==> flow/design.v <==
module divider(
    input logic [15:0]  dividend,
    output logic [15:0] quotient,
    output logic [15:0] remainder
);
    localparam logic[15:0] MAGIC = 16'h000047AF;
    logic [31:0]           temp;
    logic [31:0]           q;
    logic [15:0]           diff, t;
    assign temp = MAGIC * dividend[14:0];
    assign q = temp[31:16];
    assign diff = (dividend[14:0] - q) >> 1;
    assign t = diff + q;
    assign quotient = t >> 6;
    assign remainder[14:0] = dividend[14:0] - ((quotient << 6) + (quotient << 5) + (quotient << 2));
    assign remainder[15] = dividend[15];
endmodule
module input_circuit(
    input logic clk,
    input logic rst_n,
    input logic init_i,
    input logic stop_i,
    input logic [15:0] data_i,
    input logic valid_1,
    output logic ready_1,
    output logic [15:0] data_o,
    output logic valid_2,
    input  logic ready_2,
    output logic[15:0] total_num_turns_o
);
    logic[15:0] skid_buffer;
    logic       skid_buffer_empty;
    logic       r_init;
    logic       t1_done, t2_done;
    assign t1_done = ready_1 && valid_1;
    assign t2_done = ready_2 && valid_2;
    always_ff @(posedge clk) begin
        if(!rst_n) begin
            ready_1 <= 0;
        end
        else begin
            if(r_init)
              ready_1 <= !t1_done;
            else begin
                if(!stop_i) begin
                    if(skid_buffer_empty) begin
                        if((!valid_2) || t2_done)
                          ready_1 <= 1;
                        else ready_1 <= 0;
                    end else ready_1 <= 0;
                end
                else
                    ready_1 <= 0;
            end
        end
    end
    always_ff @(posedge clk) begin
        if(!rst_n) begin
            valid_2 <= 0;
        end
        else begin
            if(r_init)
              valid_2 <= 0;
            else begin
                if(t2_done) begin
                    if(skid_buffer_empty) begin
                        if(t1_done) begin
                            data_o <= data_i;
                            valid_2 <= 1;
                        end
                        else begin
                            valid_2 <= 0;
                        end
                    end
                    else begin
                        data_o <= skid_buffer;
                        valid_2 <= 1;
                    end
                end
                else if(!valid_2) begin
                    if(t1_done) begin
                        data_o <= data_i;
                        valid_2 <= 1;
                    end
                end
            end
        end
    end
    always_ff @(posedge clk) begin
        if(!rst_n) begin
            r_init <= 0;
            skid_buffer_empty <= 1;
        end
        else begin
            if(r_init) begin
                if(t1_done) begin
                    r_init <= 0;
                    total_num_turns_o <= data_i;
                end
            end
            else begin
                if(init_i)
                    r_init <= 1;
                if(t1_done && valid_2 && !t2_done) begin
                    skid_buffer <= data_i;
                    skid_buffer_empty <= 0;
                end
                else if(!t1_done && t2_done && !skid_buffer_empty) begin
                    skid_buffer_empty <= 1;
                end
            end
        end
    end
endmodule
module dial_solver(
        input logic [15:0] val,
        input logic        valid_i,
        input logic        clk,
        input logic        rst_n,
        input logic [15:0] full_turns,
        output logic       ready,
        output logic       valid,
        output logic [31:0] password
);
    logic signed[31:0] dial;
    logic signed[31:0] old_dial;
    logic [15:0] rval;
    typedef enum logic {
        LEFT = 0,
        RIGHT = 1
    } turn_t;
    typedef enum logic[2:0]{
        IDLE,
        READY,
        CHECK_TURN,
        R_END,
        L_END
    }state_t;
    logic turn;
    state_t state;
    assign turn = rval[15];
    always_ff @(posedge clk) begin
        if(!rst_n) begin
            ready <= 0;
            password <= 0;
            dial <= 50;
            state <= IDLE;
        end
        else begin
            unique case(state)
                IDLE: begin
                    ready <= 1;
                    state <= READY;
                end
                READY: begin
                    if(valid_i) begin
                      old_dial <= dial;
                      password <= password + full_turns;
                      rval <= val;
                      state <= CHECK_TURN;
                      ready <= 0;
                    end
                end
                CHECK_TURN: begin
                    if(turn == RIGHT) begin
                      dial <= dial + rval[14:0];
                      state <= R_END;
                    end
                    else begin
                      dial <= dial - rval[14:0];
                      state <= L_END;
                    end
                end
                R_END: begin
                    if(dial > 99) begin
                        dial <= dial - 100;
                        password <= password + 1;
                    end
                    state <= READY;
                    ready <= 1;
                end
                L_END: begin
                    if(dial < 0) begin
                      dial <= dial + 100;
                    end
                    if((dial < 0 || dial == 0) && old_dial != 0)
                        password <= password + 1;
                    state <= READY;
                    ready <= 1;
                end
            endcase
        end
    end
endmodule
module top(input logic [15:0]  data_i,
           input logic         valid_i,
           input logic         clk,
           input logic         rst_n,
           output logic        ready_o,
           output logic valid_o,
           output logic [31:0] password_o);
    logic [15:0] dividend;
    logic [15:0] quotient;
    logic [15:0] remainder;
    logic        init;
    logic        stop;
    logic [31:0] turns;
    logic        ready1;
    logic        valid2, ready2;
    logic        valid3;
    logic [15:0] cnt;
    logic [15:0] total_num_turns;
    typedef enum logic[2:0] {
        IDLE,
        CHECK_TOTAL_CNT,
        ACTIVE,
        WAIT1,
        WAIT2,
        DONE
    }state_t;
    state_t state;
    always_ff @(posedge clk) begin
        if(!rst_n) begin
            state <= IDLE;
            valid_o <= 0;
            init <= 1;
            stop <= 1;
            cnt <= 0;
        end
        else begin
            unique case(state)
                IDLE: begin
                    if(valid_i && ready_o) begin
                        init <= 0;
                        state <= CHECK_TOTAL_CNT;
                    end
                end
                CHECK_TOTAL_CNT: begin
                    if(cnt == total_num_turns) begin
                        state <= DONE;
                    end
                    else begin
                        state <= ACTIVE;
                        stop <= 0;
                        init <= 0;
                    end
                end
                ACTIVE:begin
                    if(ready_o && valid_i) begin
                        cnt <= cnt + 1;
                        if(cnt + 1 == total_num_turns) begin
                            state <= WAIT1;
                            stop <= 1;
                        end
                    end
                end
                WAIT1: begin
                    state <= WAIT2;
                end
                WAIT2: begin
                    if(ready2 && !valid2) begin
                        valid_o <= 1;
                        state <= DONE;
                    end
                end
                DONE:begin
                    valid_o <= 0;
                    stop <= 1;
                    init <= 1;
                    state <= IDLE;
                end
            endcase
        end
    end
    input_circuit ic (
        .clk (clk),
        .rst_n (rst_n),
        .data_i (data_i),
        .valid_1 (valid_i),
        .ready_1 (ready_o),
        .data_o (dividend),
        .valid_2 (valid2),
        .ready_2 (ready2),
        .total_num_turns_o (total_num_turns),
        .init_i (init),
        .stop_i (stop));
    divider d(.dividend (dividend),
              .quotient (quotient),
              .remainder (remainder));
    dial_solver ds(.val (remainder),
                  .valid_i (valid2),
                  .clk (clk),
                  .rst_n (rst_n),
                  .ready (ready2),
                  .valid (valid_3),
                  .password (password_o),
                  .full_turns (quotient));
endmodule
Reports on top
What the tools print for top, step after step.
Line numbers count from 1 in the design file above.
Library cell names are shortened.
{ "setup": {"top_module": "top", "clk_port": "clk", "lib": "sky130hd", "lib_corner": "tt_025C_1v80"} }

After elaboration
Yosys after proc, flatten, opt, wreduce and memory -nomap, before mapping. Memory bits, and registers merged into a memory's read port (data or address), are not among the register bits. Print and check cells are not counted. Equal cells are merged and count once.
{ "op_classes": {"bitwise": 2, "equal": 21, "cmp": 2, "n_mul": 1, "muxes": 44, "n_addsub": 12, "n_reduce_logical": 43} }
{ "op_table": {"columns": ["cell", "count"], "rows": [
  ["15-bit by 15-bit multiplier with 30-bit output with constant A", 1],
  ["32-bit parallel mux with 3-bit select", 2],
  ["32-bit 2-to-1 mux", 6],
  ["16-bit 2-to-1 mux", 4],
  ["32-bit by 1-bit adder with 32-bit output with constant B", 1],
  ["32-bit by 1-bit less-than comparator with 1-bit output with constant B", 1],
  ["32-bit by 10-bit adder with 32-bit output", 1],
  ["32-bit by 15-bit adder with 32-bit output", 1],
  ["32-bit by 15-bit subtractor with 32-bit output", 1],
  ["32-bit by 8-bit adder with 32-bit output with constant B", 1],
  ["32-bit by 8-bit subtractor with 32-bit output with constant B", 1],
  ["32-bit by 8-bit greater-than comparator with 1-bit output with constant B", 1],
  ["32-bit logical NOT", 1],
  ["32-bit nonzero test", 1],
  ["3-bit 2-to-1 mux", 7],
  ["1-bit 2-to-1 mux", 19],
  ["3-bit AND reduction", 6],
  ["3-bit parallel mux with 6-bit select", 1],
  ["15-bit by 16-bit subtractor with 17-bit output", 1],
  ["16-bit by 1-bit adder with 17-bit output with constant B", 1],
  ["17-bit by 16-bit equality test with 1-bit output", 1],
  ["16-bit by 14-bit adder with 16-bit output", 1],
  ["16-bit equality test", 1],
  ["15-bit by 12-bit adder with 15-bit output", 1],
  ["15-bit adder", 1],
  ["15-bit subtractor", 1],
  ["3-bit nonzero test", 5],
  ["3-bit by 2-bit equality test with 1-bit output with constant B", 4]
]} }
Other operator kinds: 19; their cells: 52.
{ "word_totals": {"in_bits": 19, "output_inout_bits": 34, "register_bits": 190} }

Longest topological paths
Longest topological path by Yosys (ltp), each cell counted once; first at word level (registers and memories cut), then after technology mapping (sequential cells cut; the memories' decode and read muxes count).
{ "depth": {"word_depth": 6, "abc_area": 0, "depth_mapped": 53} }

Mapped cells and area
Source: synth_stat.txt of the flow (Yosys; design flattened, memories mapped). It holds for the ABC_AREA given above (unset counts as 0); a run with the other value may have another netlist.
{ "types": {"columns": ["cell_type", "count", "area_total_um2"], "rows": [
  ["edfxtp_1", 96, 2.88E+03],
  ["ha_1", 220, 2752.64],
  ["dfxtp_1", 99, 1.98E+03],
  ["fa_1", 90, 1.8E+03],
  ["xnor2_1", 90, 788.256],
  ["xor2_1", 85, 744.464],
  ["nor2_1", 196, 735.706],
  ["inv_1", 188, 705.677],
  ["a21oi_1", 139, 695.667],
  ["nand2_1", 155, 581.808],
  ["o21ai_0", 76, 380.365],
  ["a21o_1", 33, 247.738],
  ["nor3_1", 46, 230.221],
  ["o21a_1", 30, 225.216],
  ["nand3_1", 42, 210.202],
  ["a31oi_1", 31, 193.936],
  ["clkbuf_1", 48, 180.173],
  ["and3_1", 24, 150.144]
]} }
Not listed: further types 78, cells in them 326.
{ "synth_totals": {"area_um2": 18151.2, "cell_count": 2014, "flip_flops": 195, "seqArea_um2": 4864.7} }
The figures by module come from a second, unflattened synthesis with its own total; it is not the netlist above.
{ "hier_totals": {"hier_cells": 2197, "area_unflattened_um2": 19840.3} }
Each row is one instance without its submodules.
{ "by_module": {"columns": ["module", "seq_area_um2", "mod_area_um2", "cells", "n_inst"], "rows": [
  ["dial_solver", 2842.7, 9152.5, 1094, 1],
  ["divider", 0.0, 7019.2, 774, 1],
  ["input_circuit", 1521.5, 1966.9, 126, 1],
  ["top", 500.5, 1701.6, 203, 1]
]} }

Worst setup path after synthesis
OpenSTA on the mapped netlist: ideal clock, no wires. The path of least setup slack (recovery checks aside). Input and output delay are each 20% of the period. Register names are those of the netlist, which keeps one name where synthesis merged equal registers.
{ "synth_timing": {"path_kind": "reg-to-reg", "start": "register ic.data_o[5]", "end": "register ds.rval[14]", "clock_period_ns": 13.0, "setup_time_ns": 0.268, "t_first_pin_ns": 0.000, "path_slack_ns": 0.499, "arrival_time_ns": 12.233, "path_delay_ns": 12.501, "path_stages": 51, "period_less_setup_slack_ns": 12.501} }
"path_delay_ns" = arrival - input delay + setup time.
"path_stages": output pins that drive a net of the path, with the launching flip-flop's if there is one; two outputs of one cell count as two.
"period_less_setup_slack_ns" = period - worst setup slack (recovery checks aside). The figure is calculated, with input and output delays left at 20% of the set period.
Between the ends stands the longest chain of elaborated cells between them, by number of cells; it is not shown to be the way that was timed. Of several equally long chains one is given.
Each line given opens the expression or statement behind the cell; cells for indexed reads and writes are added by Yosys, which also makes memories of some case tables.
At most two assigning lines are given for a register; there are more.
{ "synth_via": {"path_cell_list": "edfxtp_1 > buf_1 > inv_1 > fa_1 > fa_1 > inv_1 > fa_1 > fa_1 > fa_1 > inv_1 > fa_1 > inv_1 > ha_1 > a2111oi_0 > a21bo_2 > a21o_1 > a311o_1 > xnor2_1 > [15 not listed] > xnor2_1 > fa_1 > inv_1 > fa_1 > inv_1 > ha_1 > o21a_1 > o21a_1 > o21ai_0 > nand2b_1 > and2_1 > o21a_1 > o21a_1 > o21ai_0 > nand2b_1 > a21oi_1 > xnor2_1 > xnor3_1", "elab_chain_cells": 6, "cone_cells": 6} }
{ "synth_lines": {"columns": ["item", "line_no", "source"], "rows": [
  ["from (decl)", 26, "output logic [15:0] data_o,"],
  ["from (assign)", 68, "data_o <= data_i;"],
  ["from (assign)", 76, "data_o <= skid_buffer;"],
  ["15-bit by 15-bit multiplier with 30-bit output", 10, "assign temp = MAGIC * dividend[14:0];"],
  ["15-bit by 16-bit subtractor with 17-bit output", 12, "assign diff = (dividend[14:0] - q) >> 1;"],
  ["16-bit by 14-bit adder with 16-bit output", 13, "assign t = diff + q;"],
  ["15-bit adder", 15, "assign remainder[14:0] = dividend[14:0] - ((quotient << 6) + (quotient << 5) + (quotient << 2));"],
  ["15-bit by 12-bit adder with 15-bit output", 15, null],
  ["15-bit subtractor", 15, null],
  ["to (assign)", 159, "rval <= val;"],
  ["to (decl)", 127, "logic [15:0] rval;"]
]} }

Path in the finished layout
From the final timing report of job 1: the path of least setup slack in the routed layout; clock arrival at registers is part of the times.
{ "layout_timing": {"path_kind": "reg-to-reg", "start": "register ic.data_o[5]", "end": "register ds.rval[14]", "path_stages": 49, "setup_time_ns": 0.25, "clock_period_ns": 13.0, "t_first_pin_ns": 0.44, "path_slack_ns": 0.55, "arrival_time_ns": 12.64} }
Between the ends stands the longest chain of elaborated cells between them, by number of cells; it is not shown to be the way that was timed. Of several equally long chains one is given.
At most two assigning lines are given for a register; there are more.
{ "layout_via": {"path_cell_list": "edfxtp_1 > buf_12 > clkinvlp_4 > fa_2 > fa_1 > inv_1 > fa_1 > fa_1 > fa_1 > inv_1 > fa_1 > inv_1 > ha_2 > a2111oi_4 > a21bo_4 > a21o_1 > a311o_1 > xnor2_2 > [13 not listed] > a2bb2oi_2 > buf_4 > o21ai_0 > a31o_2 > a21oi_1 > xnor2_2 > fa_1 > inv_1 > fa_1 > ha_1 > and2_1 > o21a_1 > o21a_1 > o21ai_1 > nand2b_1 > a21oi_2 > xnor2_1 > xnor3_1", "elab_chain_cells": 6, "cone_cells": 6} }
{ "layout_lines": {"columns": ["item", "line_no", "source"], "rows": [
  ["from (decl)", 26, "output logic [15:0] data_o,"],
  ["from (assign)", 68, "data_o <= data_i;"],
  ["from (assign)", 76, "data_o <= skid_buffer;"],
  ["15-bit by 15-bit multiplier with 30-bit output", 10, "assign temp = MAGIC * dividend[14:0];"],
  ["15-bit by 16-bit subtractor with 17-bit output", 12, "assign diff = (dividend[14:0] - q) >> 1;"],
  ["16-bit by 14-bit adder with 16-bit output", 13, "assign t = diff + q;"],
  ["15-bit adder", 15, "assign remainder[14:0] = dividend[14:0] - ((quotient << 6) + (quotient << 5) + (quotient << 2));"],
  ["15-bit by 12-bit adder with 15-bit output", 15, null],
  ["15-bit subtractor", 15, null],
  ["to (assign)", 159, "rval <= val;"],
  ["to (decl)", 127, "logic [15:0] rval;"]
]} }

Appendix: measured runs

Below are 5 stored runs of the flow (Yosys, OpenROAD; platform sky130hd) on top, each with its settings and what was measured, unordered. Constraints: input delay and output delay 20% of the set period each, output load 0.01 pF.
By "achieved clock period (ns)" is meant the clock period of the run minus its worst setup slack. This is arithmetic on one report: input and output delays are still those of the set period (20% each).
By "worst setup path time (ns)" is meant the share of the clock period that the worst setup path is allowed (20% is reserved at inputs, 20% at outputs), minus its slack. Clock arrival times at its registers enter into it.

settings of job 1
{
  "CAP_MARGIN": 15,
  "CORE_ASPECT_RATIO": 0.54,
  "CORE_UTILIZATION": 46,
  "GPL_ROUTABILITY_DRIVEN": 0,
  "GPL_TIMING_DRIVEN": 0,
  "period_ns": 13.0,
  "CORE_MARGIN": 2,
  "SLEW_MARGIN": 20
}
report of job 1
yosys chip area after synthesis (um^2): 18151.2
finish__design__die__area: 41139.8
finish__design__instance__area__stdcell: 20647.3
finish__timing__setup__ws: 0.551
finish__timing__setup__tns: 0.000
finish__timing__hold__ws: 0.464
achieved clock period (ns): 12.449
worst setup path time (ns): 12.45
worst setup path kind: reg-to-reg

settings of job 2
{
  "CORE_UTILIZATION": 46,
  "GPL_ROUTABILITY_DRIVEN": 0,
  "period_ns": 13.0,
  "CAP_MARGIN": 20,
  "CORE_MARGIN": 2,
  "SLEW_MARGIN": 20
}
report of job 2
yosys chip area after synthesis (um^2): 18151.2
finish__design__die__area: 41063.0
finish__design__instance__area__stdcell: 20156.8
finish__timing__setup__ws: 0.652
finish__timing__setup__tns: 0.000
finish__timing__hold__ws: 0.455
achieved clock period (ns): 12.348
worst setup path time (ns): 12.35
worst setup path kind: reg-to-reg

settings of job 3
{
  "CAP_MARGIN": 15,
  "CELL_PAD_IN_SITES_GLOBAL_PLACEMENT": 1,
  "CORE_ASPECT_RATIO": 0.93,
  "CORE_MARGIN": 7,
  "CORE_UTILIZATION": 46,
  "CTS_CLUSTER_DIAMETER": 239,
  "CTS_CLUSTER_SIZE": 99,
  "GPL_ROUTABILITY_DRIVEN": 1,
  "GPL_TIMING_DRIVEN": 0,
  "MAX_ROUTING_LAYER": "met4",
  "MIN_ROUTING_LAYER": "met1",
  "period_ns": 13.0,
  "SLEW_MARGIN": 20
}
report of job 3
yosys chip area after synthesis (um^2): 18151.2
finish__design__die__area: 45221.2
finish__design__instance__area__stdcell: 20508.4
finish__timing__setup__ws: 0.515
finish__timing__setup__tns: 0.000
finish__timing__hold__ws: 0.453
achieved clock period (ns): 12.485
worst setup path time (ns): 12.49
worst setup path kind: reg-to-reg

settings of job 4
{
  "CORE_UTILIZATION": 62,
  "CTS_CLUSTER_DIAMETER": 278,
  "CTS_CLUSTER_SIZE": 37,
  "MAX_ROUTING_LAYER": "met5",
  "PLACE_DENSITY_LB_ADDON": 0.05,
  "SLEW_MARGIN": 40,
  "TNS_END_PERCENT": 75,
  "period_ns": 8.22,
  "CAP_MARGIN": 20,
  "CORE_MARGIN": 2
}
report of job 4
yosys chip area after synthesis (um^2): 18151.2
finish__design__die__area: 30660.0
finish__design__instance__area__stdcell: 22728.0
finish__timing__setup__ws: -3.643
finish__timing__setup__tns: -106.563
finish__timing__hold__ws: 0.455
achieved clock period (ns): 11.863
worst setup path time (ns): 11.86
worst setup path kind: reg-to-reg

settings of job 5
{
  "CAP_MARGIN": 5,
  "CORE_MARGIN": 9,
  "CORE_UTILIZATION": 70,
  "CTS_CLUSTER_DIAMETER": 278,
  "CTS_CLUSTER_SIZE": 90,
  "MAX_ROUTING_LAYER": "met4",
  "PLACE_DENSITY_LB_ADDON": 0.15,
  "SLEW_MARGIN": 40,
  "TNS_END_PERCENT": 80,
  "period_ns": 16.1
}
report of job 5
yosys chip area after synthesis (um^2): 18151.2
finish__design__die__area: 32051.7
finish__design__instance__area__stdcell: 19632.6
finish__timing__setup__ws: 2.279
finish__timing__setup__tns: 0.000
finish__timing__hold__ws: 0.454
achieved clock period (ns): 13.821
worst setup path time (ns): 13.82
worst setup path kind: reg-to-reg
